==> flow/design.v <==
module fa(
    input a,
    input b,
    input cin,
    output s,
    output cout
);
    assign s = a ^ b  ^ cin;
    assign cout = (a & b) ^ (cin & (a ^ b));
endmodule
module ha(
    input a,
    input b,
    output s,
    output cout
);
    assign s = a ^ b;
    assign cout = a & b;
endmodule
module basic_unit_ha_and(
    input in_x,
    input in_a,
    input in_b,
    output s,
    output cout
);
    wire in_y;
    assign in_y = in_a & in_b;
    assign s = in_x ^ in_y;
    assign cout = in_x & in_y;
endmodule
module basic_unit_fa_and(
    input in_x,
    input in_a,
    input in_b,
    input cin,
    output s,
    output cout
);
    wire in_y;
    assign in_y = in_a & in_b;
    assign s = in_x ^ in_y ^ cin;
    assign cout = (in_x & in_y) ^ (cin & (in_x ^ in_y));
endmodule
module adder_16bit(
    input   [15:0] a,
    input   [15:0] b,
    output  [15:0] out
);
    wire [15:0] s;
    wire [15:0] cout;
    ha i_ha_0 (.a(a[0]), .b(b[0]), .s(s[0]), .cout(cout[0]));
    generate 
        genvar i_adder;
        for(i_adder=1; i_adder<16; i_adder=i_adder+1) begin: adder_for_bits
            fa i_fa (.a(a[i_adder]), .b(b[i_adder]), .cin(cout[i_adder-1]), .s(s[i_adder]), .cout(cout[i_adder]));
        end
    endgenerate
    assign out[15:0] = s[15:0];
endmodule
module lut(
    input [3:0] index,
    output reg [15:0] ei_radian,
    output reg [15:0] tanei
);
    always@(*)
    begin
        case(index)
        4'b0000: begin
            ei_radian = 16'b0000000000000000;
            tanei = 16'h0000;
        end
        4'b0001: begin
            ei_radian = 16'b0110010010000111;
            tanei = 16'h8000;
        end
        4'b0010: begin
            ei_radian = 16'b0011101101011000;
            tanei = 16'h4000;
        end
        4'b0011: begin
            ei_radian = 16'b0001111101011011;
            tanei = 16'h2000;
        end
        4'b0100: begin
            ei_radian = 16'b0000111111101010;
            tanei = 16'h1000;
        end
        4'b0101: begin
            ei_radian = 16'b0000011111111101;
            tanei = 16'h0800;
        end
        4'b0110: begin
            ei_radian = 16'b0000001111111111;
            tanei = 16'h0400;
        end
        4'b0111: begin
            ei_radian = 16'b0000000111111111;
            tanei = 16'h0200;
        end
        4'b1000: begin
            ei_radian = 16'b0000000011111111;
            tanei = 16'h0100;
        end
        4'b1001: begin
            ei_radian = 16'b0000000001111111;
            tanei = 16'h0080;
        end
        4'b1010: begin
            ei_radian = 16'b0000000000111111;
            tanei = 16'h0040;
        end
        4'b1011: begin
            ei_radian = 16'b0000000000011111;
            tanei = 16'h0020;
        end
        4'b1100: begin
            ei_radian = 16'b0000000000001111;
            tanei = 16'h0010;
        end
        4'b1101: begin
            ei_radian = 16'b0000000000000111;
            tanei = 16'h0008;
        end
        4'b1110: begin
            ei_radian = 16'b0000000000000011;
            tanei = 16'h0004;
        end
        4'b1110: begin
            ei_radian = 16'b0000000000000001;
            tanei = 16'h0002;
        end
        default: begin
            ei_radian = 16'b0000000000000000;
            tanei = 16'h0000;
        end
        endcase
    end
endmodule
module add_or_sub_unit(
    input neg,
    input [15:0] ei_radian,
    input [15:0] inner_angle,
    output [15:0] new_inner_angle
);
    wire [15:0] signed_ei_radian;
    assign signed_ei_radian = neg ? {{~{ei_radian}+1}} : ei_radian;
    adder_16bit i_adder_16b_0 (.a(signed_ei_radian), .b(inner_angle), .out(new_inner_angle));
endmodule
module unsigned_unit_first_line(
    input [15:0] in_a,
    input  in_b,
    output [15:0] s
);
    generate
        genvar i_and;
        for(i_and=0;i_and<16;i_and=i_and+1) begin: unsigned_unit_second_line_generate
            assign s[i_and] = in_a[i_and] & in_b;
        end
    endgenerate
endmodule
module unsigned_unit_second_line(
    input [15:0] in_x,
    input [15:0] in_a,
    input  in_b,
    output [15:0] s,
    output [15:0] cout
);
    generate
        genvar i_buh;
        for(i_buh=0;i_buh<16;i_buh=i_buh+1) begin: unsigned_unit_second_line_generate
            basic_unit_ha_and   i_buha  (.in_x(in_x[i_buh]), .in_a(in_a[i_buh]), .in_b(in_b), .s(s[i_buh]), .cout(cout[i_buh]));
        end
    endgenerate
endmodule
module unsigned_unit_line(
    input [15:0] in_x,
    input [15:0] in_a,
    input  in_b,
    input [15:0] cin,
    output [15:0] s,
    output [15:0] cout
);
    generate
        genvar i_buf;
        for(i_buf=0;i_buf<16;i_buf=i_buf+1) begin: unsigned_unit_second_line_generate
            basic_unit_fa_and   i_bufa  (.in_x(in_x[i_buf]), .in_a(in_a[i_buf]), .in_b(in_b), .cin(cin[i_buf]), .s(s[i_buf]), .cout(cout[i_buf]));
        end
    endgenerate
endmodule
module multiply_and_add_unit(
    input [15:0] in,
    input [15:0] a,
    input [15:0] b,
    input neg,
    output [15:0] out
);
    wire [15:0] s_line [15:0];
    wire [15:0] cout_line [15:1];
    unsigned_unit_first_line    i_bul_0 (.in_a(a), .in_b(b[0]), .s(s_line[0]));
    unsigned_unit_second_line   i_bul_1 (.in_x({1'b0, s_line[0][15:1]}), .in_a(a), .in_b(b[1]), .s(s_line[1]), .cout(cout_line[1]));
    unsigned_unit_line          i_bul_2 (.in_x({1'b0, s_line[1][15:1]}), .in_a(a), .in_b(b[2]), .cin(cout_line[1]), .s(s_line[2]), .cout(cout_line[2]));
    generate
        genvar i_bul_mac;
        for(i_bul_mac=2;i_bul_mac<16;i_bul_mac=i_bul_mac+1) begin: unsigned_unit_line_generate
            unsigned_unit_line  i_bul_mac_unit (.in_x({1'b0, s_line[i_bul_mac-1][15:1]}), .in_a(a), .in_b(b[i_bul_mac]), .cin(cout_line[i_bul_mac-1]), .s(s_line[i_bul_mac]), .cout(cout_line[i_bul_mac]));
        end
    endgenerate
    wire [31:0] product_32b;
    generate
        genvar i_s;
        for(i_s=0;i_s<16;i_s=i_s+1) begin: unsigned_output_low_generate
            assign product_32b[i_s] = s_line[i_s][0];
        end
    endgenerate
    adder_16bit i_adder_16b_0 (.a({s_line[15][15:0]}), .b(cout_line[15]), .out(product_32b[31:16]));
    wire [15:0] pos_or_neg;
    assign pos_or_neg = neg ? {{~{product_32b[31:16]}+1}} : {product_32b[31:16]};
    adder_16bit i_adder_16b_1 (.a(in), .b(pos_or_neg), .out(out));
endmodule
module cordic (
    input clk,
    input rst_n,
    input start,
    input [15:0] angle,
    output reg [15:0] cos,
    output reg [15:0] sin
);
    reg [15:0] sampled_angle;
    reg [15:0] inner_angle;
    reg working;
    reg [3:0] state;
    wire [15:0] ei_radian;
    wire [15:0] tanei;
    wire [15:0] new_inner_angle;
    wire [15:0] new_sin;
    wire [15:0] new_cos;
    wire neg;
    always@(posedge clk or negedge rst_n) begin
        if (!rst_n == 1'b1) begin
            sampled_angle <= 16'b0;
        end
        else begin
            if (start == 1'b1) begin
                sampled_angle <= angle;
            end
            else begin
                sampled_angle <= sampled_angle;
            end
        end
    end
    always@(posedge clk or negedge rst_n) begin
        if (!rst_n == 1'b1) begin
            inner_angle <= 16'b0;
        end
        else begin
            if (start == 1'b1) begin
                inner_angle <= 16'b0;
            end
            else begin
                inner_angle <= new_inner_angle;
            end
        end
    end
    always@(posedge clk or negedge rst_n) begin
        if (!rst_n == 1'b1) begin
            working <= 1'b0;
        end
        else begin
            if (start == 1'b1) begin
                working <= 1'b1;
            end
            else begin
                if (state == 4'b1111) begin
                    working <= 1'b0;
                end
                else begin
                    working <= working;
                end
            end
        end
    end
    always@(posedge clk or negedge rst_n) begin
        if (!rst_n == 1'b1) begin
            state <= 4'b0;
        end
        else begin
            if (start == 1'b1) begin
                state <= 4'b0;
            end
            else begin
                if (working == 1'b0) begin
                    state <= 4'b0;
                end
                else begin
                    state <= state + 1;
                end
            end
        end
    end
    always@(posedge clk or negedge rst_n) begin
        if (!rst_n == 1'b1) begin
            sin <= 16'b0;
        end
        else begin
            if (start == 1'b1) begin
                sin <= 16'b0;
            end
            else begin
                if (working == 1'b0) begin
                    sin <= sin;
                end
                else begin
                    sin <= new_sin;
                end
            end
        end
    end
    always@(posedge clk or negedge rst_n) begin
        if (!rst_n == 1'b1) begin
            cos <= 16'b0;
        end
        else begin
            if (start == 1'b1) begin
                cos <= 16'b0100110110111010;
            end
            else begin
                if (working == 1'b0) begin
                    cos <= cos;
                end
                else begin
                    cos <= new_cos;
                end
            end
        end
    end
    lut i_lut_0 (.index(state), .ei_radian(ei_radian),  .tanei(tanei));
    assign neg = (inner_angle <= sampled_angle) ? 0 : 1;
    add_or_sub_unit i_aoru (.neg(neg), .ei_radian(ei_radian), .inner_angle(inner_angle), .new_inner_angle(new_inner_angle));
    multiply_and_add_unit i_mac_cos (.in(cos), .a(tanei), .b(sin), .neg(~neg), .out(new_cos));
    multiply_and_add_unit i_mac_sin (.in(sin), .a(tanei), .b(cos), .neg(neg), .out(new_sin));
endmodule
Step by step through the tools: cordic
Tool output for the design above, in the order of the flow.
Lines are those of the file above, counted from 1.
Operators carry their Yosys type and port widths (W data, S select, Z words).
Cell names lack the library's common part.
{"block": "setup", "top": "cordic", "clock": "clk", "lib": "sky130hd", "pvt_corner": "tt_025C_1v80"}

Word-level counts
Source: Yosys, flattened and elaborated, memories not mapped. Widths are those after wreduce. Registers that Yosys merges into a memory's read port (data or address) are not register bits. Print and check cells do not count.
Memory sizes are those after Yosys's memory passes, which may raise the word count (mostly to a power of two), join words into wider ones and drop unused or constant bits.
{"block": "word_totals", "reg_bits": 69, "rom_bits": 464, "mem_count": 1, "input_bits": 19, "word_cells": 3041}
{"block": "memory_table", "name": "(name not given)", "words": 16, "width": 29, "rd": 1, "wr": 0, "line_no": 68, "rtl": "case(index)"}
{"block": "classes", "n_addsub": 4, "cmp": 1, "equal": 1, "muxes": 13, "logic": 3013, "reduce_and_logical": 2}
{"block": "op_table", "operator": "$xor A1 B1 Y1", "n": 1485}
{"block": "op_table", "operator": "$and A1 B1 Y1", "n": 1463}
{"block": "op_table", "operator": "$mux W16", "n": 8}
{"block": "op_table", "operator": "$and A1 B1 Y1 const A", "n": 62}
{"block": "op_table", "operator": "$add A16 B1 Y16 const B", "n": 3}
{"block": "op_table", "operator": "$not A16 Y16", "n": 3}
{"block": "op_table", "operator": "$le A16 B16 Y1", "n": 1}
{"block": "op_table", "operator": "$mux W4", "n": 2}
{"block": "op_table", "operator": "$reduce_bool A2 Y1", "n": 2}
{"block": "op_table", "operator": "$add A4 B1 Y4 const B", "n": 1}
{"block": "op_table", "operator": "$eq A4 B4 Y1 const B", "n": 1}
{"block": "op_table", "operator": "$mux W1", "n": 3}

Depth
Depth = most cells in a row (Yosys ltp): at word level without a register or memory, in the mapped netlist without a sequential cell, where the memories' decode and read muxes count.
{"block": "depth", "word_depth": 96, "abc_area": 0, "ltp_mapped": 57}

Synthesis result
Yosys stat after the flow's synthesis: flattened, memories mapped to cells. It holds for the ABC_AREA given above (unset counts as 0); a run with the other value may have another netlist.
{"block": "by_type", "cell": "fa_1", "n": 408, "area_total_um2": 8.17E+03}
{"block": "by_type", "cell": "dfrtp_1", "n": 69, "area_total_um2": 1.73E+03}
{"block": "by_type", "cell": "and3_1", "n": 233, "area_total_um2": 1.46E+03}
{"block": "by_type", "cell": "ha_1", "n": 79, "area_total_um2": 988.448}
{"block": "by_type", "cell": "and2_1", "n": 125, "area_total_um2": 782}
{"block": "by_type", "cell": "inv_1", "n": 201, "area_total_um2": 754.474}
{"block": "by_type", "cell": "nand2_1", "n": 150, "area_total_um2": 563.04}
{"block": "by_type", "cell": "clkbuf_1", "n": 121, "area_total_um2": 454.186}
{"block": "by_type", "cell": "mux2i_1", "n": 26, "area_total_um2": 260.25}
{"block": "by_type", "cell": "buf_4", "n": 32, "area_total_um2": 240.23}
{"block": "by_type", "cell": "nor2_1", "n": 63, "area_total_um2": 236.477}
{"block": "by_type", "cell": "xor2_1", "n": 27, "area_total_um2": 236.477}
{"block": "by_type", "cell": "xnor2_1", "n": 23, "area_total_um2": 201.443}
{"block": "by_type", "cell": "o21ai_0", "n": 40, "area_total_um2": 200.192}
{"block": "by_type", "cell": "nand2b_1", "n": 21, "area_total_um2": 131.376}
{"block": "by_type", "cell": "nor2b_1", "n": 21, "area_total_um2": 131.376}
{"block": "by_type", "cell": "a21oi_1", "n": 18, "area_total_um2": 90.086}
{"block": "by_type", "cell": "nand3_1", "n": 12, "area_total_um2": 60.058}
Not listed: further types 39, cells in them 103.
{"block": "mapped", "cells": 1772, "area_um2": 17480.5, "ff_cells": 69}

Worst setup path after synthesis
OpenSTA on the mapped netlist: ideal clock, no wires. The path of least setup slack (recovery checks aside). Input and output delay are each 20% of the period. Register names are those of the netlist, which keeps one name where synthesis merged equal registers.
{"block": "synth_timing", "kind": "register to register", "start": "register state[1]", "end": "register sin[15]", "period_ns": 16.0, "setup_time_ns": 0.125, "launch_ns": 0.000, "t_arrival_ns": 15.288, "required_ns": 15.875, "slack_ns": 0.587, "path_delay_ns": 15.413, "path_stages": 46, "synth_period_reached_ns": 15.413}
"path_delay_ns" = arrival - input delay + setup time.
"path_stages" counts driving pins, that of a launching flip-flop among them; a cell with two outputs on the path counts twice.
"synth_period_reached_ns" = period - worst setup slack (recovery checks aside). The figure is calculated, with input and output delays left at 20% of the set period.
Between the ends stands the longest chain of elaborated cells between them, by number of cells; it is not shown to be the way that was timed. Of several equally long chains one is given.
Each line given opens the expression or statement behind the cell; cells for indexed reads and writes are added by Yosys, which also makes memories of some case tables.
A memory read counts as a cell of the chain, while the word-level depth stops at memories.
At most two assigning lines are given for a register; there are more.
{"block": "synth_between", "path_cell_list": "dfrtp_1 > clkbuf_1 > inv_1 > ha_1 > clkbuf_1 > clkbuf_1 > and3_1 > ha_1 > fa_1 > fa_1 > fa_1 > fa_1 > fa_1 > fa_1 > fa_1 > fa_1 > fa_1 > fa_1 > [10 not listed] > fa_1 > fa_1 > fa_1 > fa_1 > fa_1 > fa_1 > fa_1 > fa_1 > fa_1 > inv_1 > fa_1 > inv_1 > fa_1 > xor2_1 > xnor2_1 > or3_1 > a21oi_1 > mux2_2", "elab_chain_cells": 69, "cone_cells": 1427}
{"block": "synth_lines", "element": "start, declared", "line_no": 232, "rtl": "reg [3:0] state;"}
{"block": "synth_lines", "element": "start, assigned", "line_no": 285, "rtl": "state <= 4'b0;"}
{"block": "synth_lines", "element": "start, assigned", "line_no": 296, "rtl": "state <= state + 1;"}
{"block": "synth_lines", "element": "$mem_v2 Z16 W29", "line_no": 68, "rtl": "case(index)"}
{"block": "synth_lines", "element": "$and A1 B1 Y1", "line_no": 158, "rtl": "assign s[i_and] = in_a[i_and] & in_b;"}
{"block": "synth_lines", "element": "$xor A1 B1 Y1", "line_no": 29, "rtl": "assign s = in_x ^ in_y;"}
{"block": "synth_lines", "element": "$xor A1 B1 Y1", "line_no": 43, "rtl": "assign cout = (in_x & in_y) ^ (cin & (in_x ^ in_y));"}
{"block": "synth_lines", "element": "$and A1 B1 Y1", "line_no": 43}
{"block": "synth_lines", "element": "$xor A1 B1 Y1", "line_no": 43}
{"block": "synth_lines", "element": "$and A1 B1 Y1", "line_no": 43}
{"block": "synth_lines", "element": "[54 not listed]"}
{"block": "synth_lines", "element": "$xor A1 B1 Y1", "line_no": 8, "rtl": "assign s = a ^ b  ^ cin;"}
{"block": "synth_lines", "element": "$not A16 Y16", "line_no": 218}
{"block": "synth_lines", "element": "$add A16 B1 Y16", "line_no": 218}
{"block": "synth_lines", "element": "$mux W16", "line_no": 218}
{"block": "synth_lines", "element": "$xor A1 B1 Y1 x2", "line_no": 8}
{"block": "synth_lines", "element": "$mux W16", "line_no": 310, "rtl": "if (working == 1'b0) begin"}
{"block": "synth_lines", "element": "$mux W16", "line_no": 306, "rtl": "if (start == 1'b1) begin"}
{"block": "synth_lines", "element": "end, assigned", "line_no": 311, "rtl": "sin <= sin;"}
{"block": "synth_lines", "element": "end, assigned", "line_no": 314, "rtl": "sin <= new_sin;"}
{"block": "synth_lines", "element": "end, declared", "line_no": 227, "rtl": "output reg [15:0] sin"}

Worst path after layout
From the final timing report of run 1: the path of least setup slack in the routed layout; clock arrival at registers is part of the times.
{"block": "layout_timing", "kind": "register to register", "start": "register state[0]", "end": "register sin[15]", "period_ns": 16.0, "setup_time_ns": 0.11, "launch_ns": 0.36, "t_arrival_ns": 15.89, "required_ns": 16.25, "slack_ns": 0.35, "path_stages": 46}
Between the ends stands the longest chain of elaborated cells between them, by number of cells; it is not shown to be the way that was timed. Of several equally long chains one is given.
A memory read counts as a cell of the chain, while the word-level depth stops at memories.
At most two assigning lines are given for a register; there are more.
{"block": "layout_between", "path_cell_list": "dfrtp_2 > buf_4 > buf_4 > ha_4 > buf_4 > clkbuf_8 > and3_1 > ha_1 > fa_1 > fa_2 > fa_1 > fa_2 > fa_2 > fa_1 > fa_1 > fa_2 > fa_1 > fa_2 > [10 not listed] > fa_1 > fa_2 > fa_1 > fa_2 > fa_2 > fa_1 > fa_2 > fa_1 > fa_1 > inv_1 > fa_1 > inv_1 > fa_1 > xor2_1 > xnor2_1 > or3_1 > a21oi_2 > mux2_2", "elab_chain_cells": 69, "cone_cells": 1427}
{"block": "layout_lines", "element": "start, declared", "line_no": 232, "rtl": "reg [3:0] state;"}
{"block": "layout_lines", "element": "start, assigned", "line_no": 285, "rtl": "state <= 4'b0;"}
{"block": "layout_lines", "element": "start, assigned", "line_no": 296, "rtl": "state <= state + 1;"}
{"block": "layout_lines", "element": "$mem_v2 Z16 W29", "line_no": 68, "rtl": "case(index)"}
{"block": "layout_lines", "element": "$and A1 B1 Y1", "line_no": 158, "rtl": "assign s[i_and] = in_a[i_and] & in_b;"}
{"block": "layout_lines", "element": "$xor A1 B1 Y1", "line_no": 29, "rtl": "assign s = in_x ^ in_y;"}
{"block": "layout_lines", "element": "$xor A1 B1 Y1", "line_no": 43, "rtl": "assign cout = (in_x & in_y) ^ (cin & (in_x ^ in_y));"}
{"block": "layout_lines", "element": "$and A1 B1 Y1", "line_no": 43}
{"block": "layout_lines", "element": "$xor A1 B1 Y1", "line_no": 43}
{"block": "layout_lines", "element": "$and A1 B1 Y1", "line_no": 43}
{"block": "layout_lines", "element": "[54 not listed]"}
{"block": "layout_lines", "element": "$xor A1 B1 Y1", "line_no": 8, "rtl": "assign s = a ^ b  ^ cin;"}
{"block": "layout_lines", "element": "$not A16 Y16", "line_no": 218}
{"block": "layout_lines", "element": "$add A16 B1 Y16", "line_no": 218}
{"block": "layout_lines", "element": "$mux W16", "line_no": 218}
{"block": "layout_lines", "element": "$xor A1 B1 Y1 x2", "line_no": 8}
{"block": "layout_lines", "element": "$mux W16", "line_no": 310, "rtl": "if (working == 1'b0) begin"}
{"block": "layout_lines", "element": "$mux W16", "line_no": 306, "rtl": "if (start == 1'b1) begin"}
{"block": "layout_lines", "element": "end, assigned", "line_no": 311, "rtl": "sin <= sin;"}
{"block": "layout_lines", "element": "end, assigned", "line_no": 314, "rtl": "sin <= new_sin;"}
{"block": "layout_lines", "element": "end, declared", "line_no": 227, "rtl": "output reg [15:0] sin"}

==> runs of cordic <==
Record of 3 stored runs of the RTL-to-layout flow on cordic, platform sky130hd. The runs are unordered. Constraints: input delay and output delay 20% of the set period each, output load 0.01 pF.
"achievedPeriod_ns" = clock period - worst setup slack. The figure is calculated, with input and output delays left at 20% of the set period.
"worst_path_time_ns": the worst setup path's part of the clock period (all of it between registers, 20% less for each end at a port) less its slack. A launch clock that arrives late makes it longer, a capture clock that arrives late makes it shorter.
"power_total_mw" rests on the timing tool's default activity at the inputs, not on a simulated workload.

Run 1
==> flow/run.sh <==
#!/bin/bash
# the make line also repeats the synthesis and layout settings of config.mk as NAME=value (left out here)
make -C /OpenROAD-flow-scripts/flow DESIGN_CONFIG=/design/flow/config.mk WORK_HOME=/design/flow/orfs CLKGATE_MAP_FILE= finish
==> flow/config.mk <==
export PLATFORM = sky130hd
export DESIGN_NAME = cordic
export DESIGN_NICKNAME = cordic
export VERILOG_FILES = /design/flow/design.v
export SDC_FILE = /design/flow/constraint.sdc
export NUM_CORES = 4
export LEC_CHECK = 0
export CAP_MARGIN = 20
export CORE_MARGIN = 2
export CORE_UTILIZATION = 40
export GPL_ROUTABILITY_DRIVEN = 0
export GPL_TIMING_DRIVEN = 0
export MAX_ROUTING_LAYER = met4
export SLEW_MARGIN = 20
==> flow/constraint.sdc <==
create_clock -name core_clock -period 16.0 [get_ports {clk}]
set_input_delay 3.2000 -clock core_clock [delete_from_list [all_inputs] [get_ports {clk}]]
set_output_delay 3.2000 -clock core_clock [all_outputs]
set_load 0.01 [all_outputs]

==> results of run 1, as JSON <==
{
  "post_synth_area_um2": 17480.5,
  "dieArea_um2": 45390.3,
  "stdcell_area_um2": 19551.3,
  "fin_util_frac": 0.454,
  "setup_ws_ns": 0.351,
  "timing.setup.tns_ns": 0.000,
  "worst_hold_slack_ns": 0.541,
  "power_total_mw": 2.053,
  "achievedPeriod_ns": 15.649,
  "worst_path_time_ns": 15.65,
  "worstPathKind": "register to register"
}

Run 2
==> flow/run.sh <==
#!/bin/bash
# the make line also repeats the synthesis and layout settings of config.mk as NAME=value (left out here)
make -C /OpenROAD-flow-scripts/flow DESIGN_CONFIG=/design/flow/config.mk WORK_HOME=/design/flow/orfs CLKGATE_MAP_FILE= finish
==> flow/config.mk <==
export PLATFORM = sky130hd
export DESIGN_NAME = cordic
export DESIGN_NICKNAME = cordic
export VERILOG_FILES = /design/flow/design.v
export SDC_FILE = /design/flow/constraint.sdc
export NUM_CORES = 4
export LEC_CHECK = 0
export CAP_MARGIN = 20
export CORE_ASPECT_RATIO = 0.61
export CORE_MARGIN = 2
export CORE_UTILIZATION = 72
export CTS_CLUSTER_SIZE = 89
export SETUP_SLACK_MARGIN = 2.6
export SLEW_MARGIN = 20
==> flow/constraint.sdc <==
create_clock -name core_clock -period 15.5 [get_ports {clk}]
set_input_delay 3.1000 -clock core_clock [delete_from_list [all_inputs] [get_ports {clk}]]
set_output_delay 3.1000 -clock core_clock [all_outputs]
set_load 0.01 [all_outputs]

==> results of run 2, as JSON <==
{
  "post_synth_area_um2": 17480.5,
  "dieArea_um2": 25578.9,
  "stdcell_area_um2": 19493.7,
  "fin_util_frac": 0.818,
  "setup_ws_ns": 0.708,
  "timing.setup.tns_ns": 0.000,
  "worst_hold_slack_ns": 0.544,
  "power_total_mw": 2.151,
  "achievedPeriod_ns": 14.792,
  "worst_path_time_ns": 14.79,
  "worstPathKind": "register to register"
}

Run 3
==> flow/run.sh <==
#!/bin/bash
# the make line also repeats the synthesis and layout settings of config.mk as NAME=value (left out here)
make -C /OpenROAD-flow-scripts/flow DESIGN_CONFIG=/design/flow/config.mk WORK_HOME=/design/flow/orfs CLKGATE_MAP_FILE= finish
==> flow/config.mk <==
export PLATFORM = sky130hd
export DESIGN_NAME = cordic
export DESIGN_NICKNAME = cordic
export VERILOG_FILES = /design/flow/design.v
export SDC_FILE = /design/flow/constraint.sdc
export NUM_CORES = 4
export LEC_CHECK = 0
export CAP_MARGIN = 20
export CORE_ASPECT_RATIO = 1.94
export CORE_MARGIN = 8
export CORE_UTILIZATION = 38
export GPL_TIMING_DRIVEN = 1
export MIN_ROUTING_LAYER = met1
export PLACE_DENSITY_LB_ADDON = 0.11
export SLEW_MARGIN = 20
==> flow/constraint.sdc <==
create_clock -name core_clock -period 21.2 [get_ports {clk}]
set_input_delay 4.2400 -clock core_clock [delete_from_list [all_inputs] [get_ports {clk}]]
set_output_delay 4.2400 -clock core_clock [all_outputs]
set_load 0.01 [all_outputs]

==> results of run 3, as JSON <==
{
  "post_synth_area_um2": 17480.5,
  "dieArea_um2": 53500.2,
  "stdcell_area_um2": 18615.4,
  "fin_util_frac": 0.409,
  "setup_ws_ns": 4.759,
  "timing.setup.tns_ns": 0.000,
  "worst_hold_slack_ns": 0.527,
  "power_total_mw": 1.419,
  "achievedPeriod_ns": 16.441,
  "worst_path_time_ns": 16.44,
  "worstPathKind": "register to register"
}
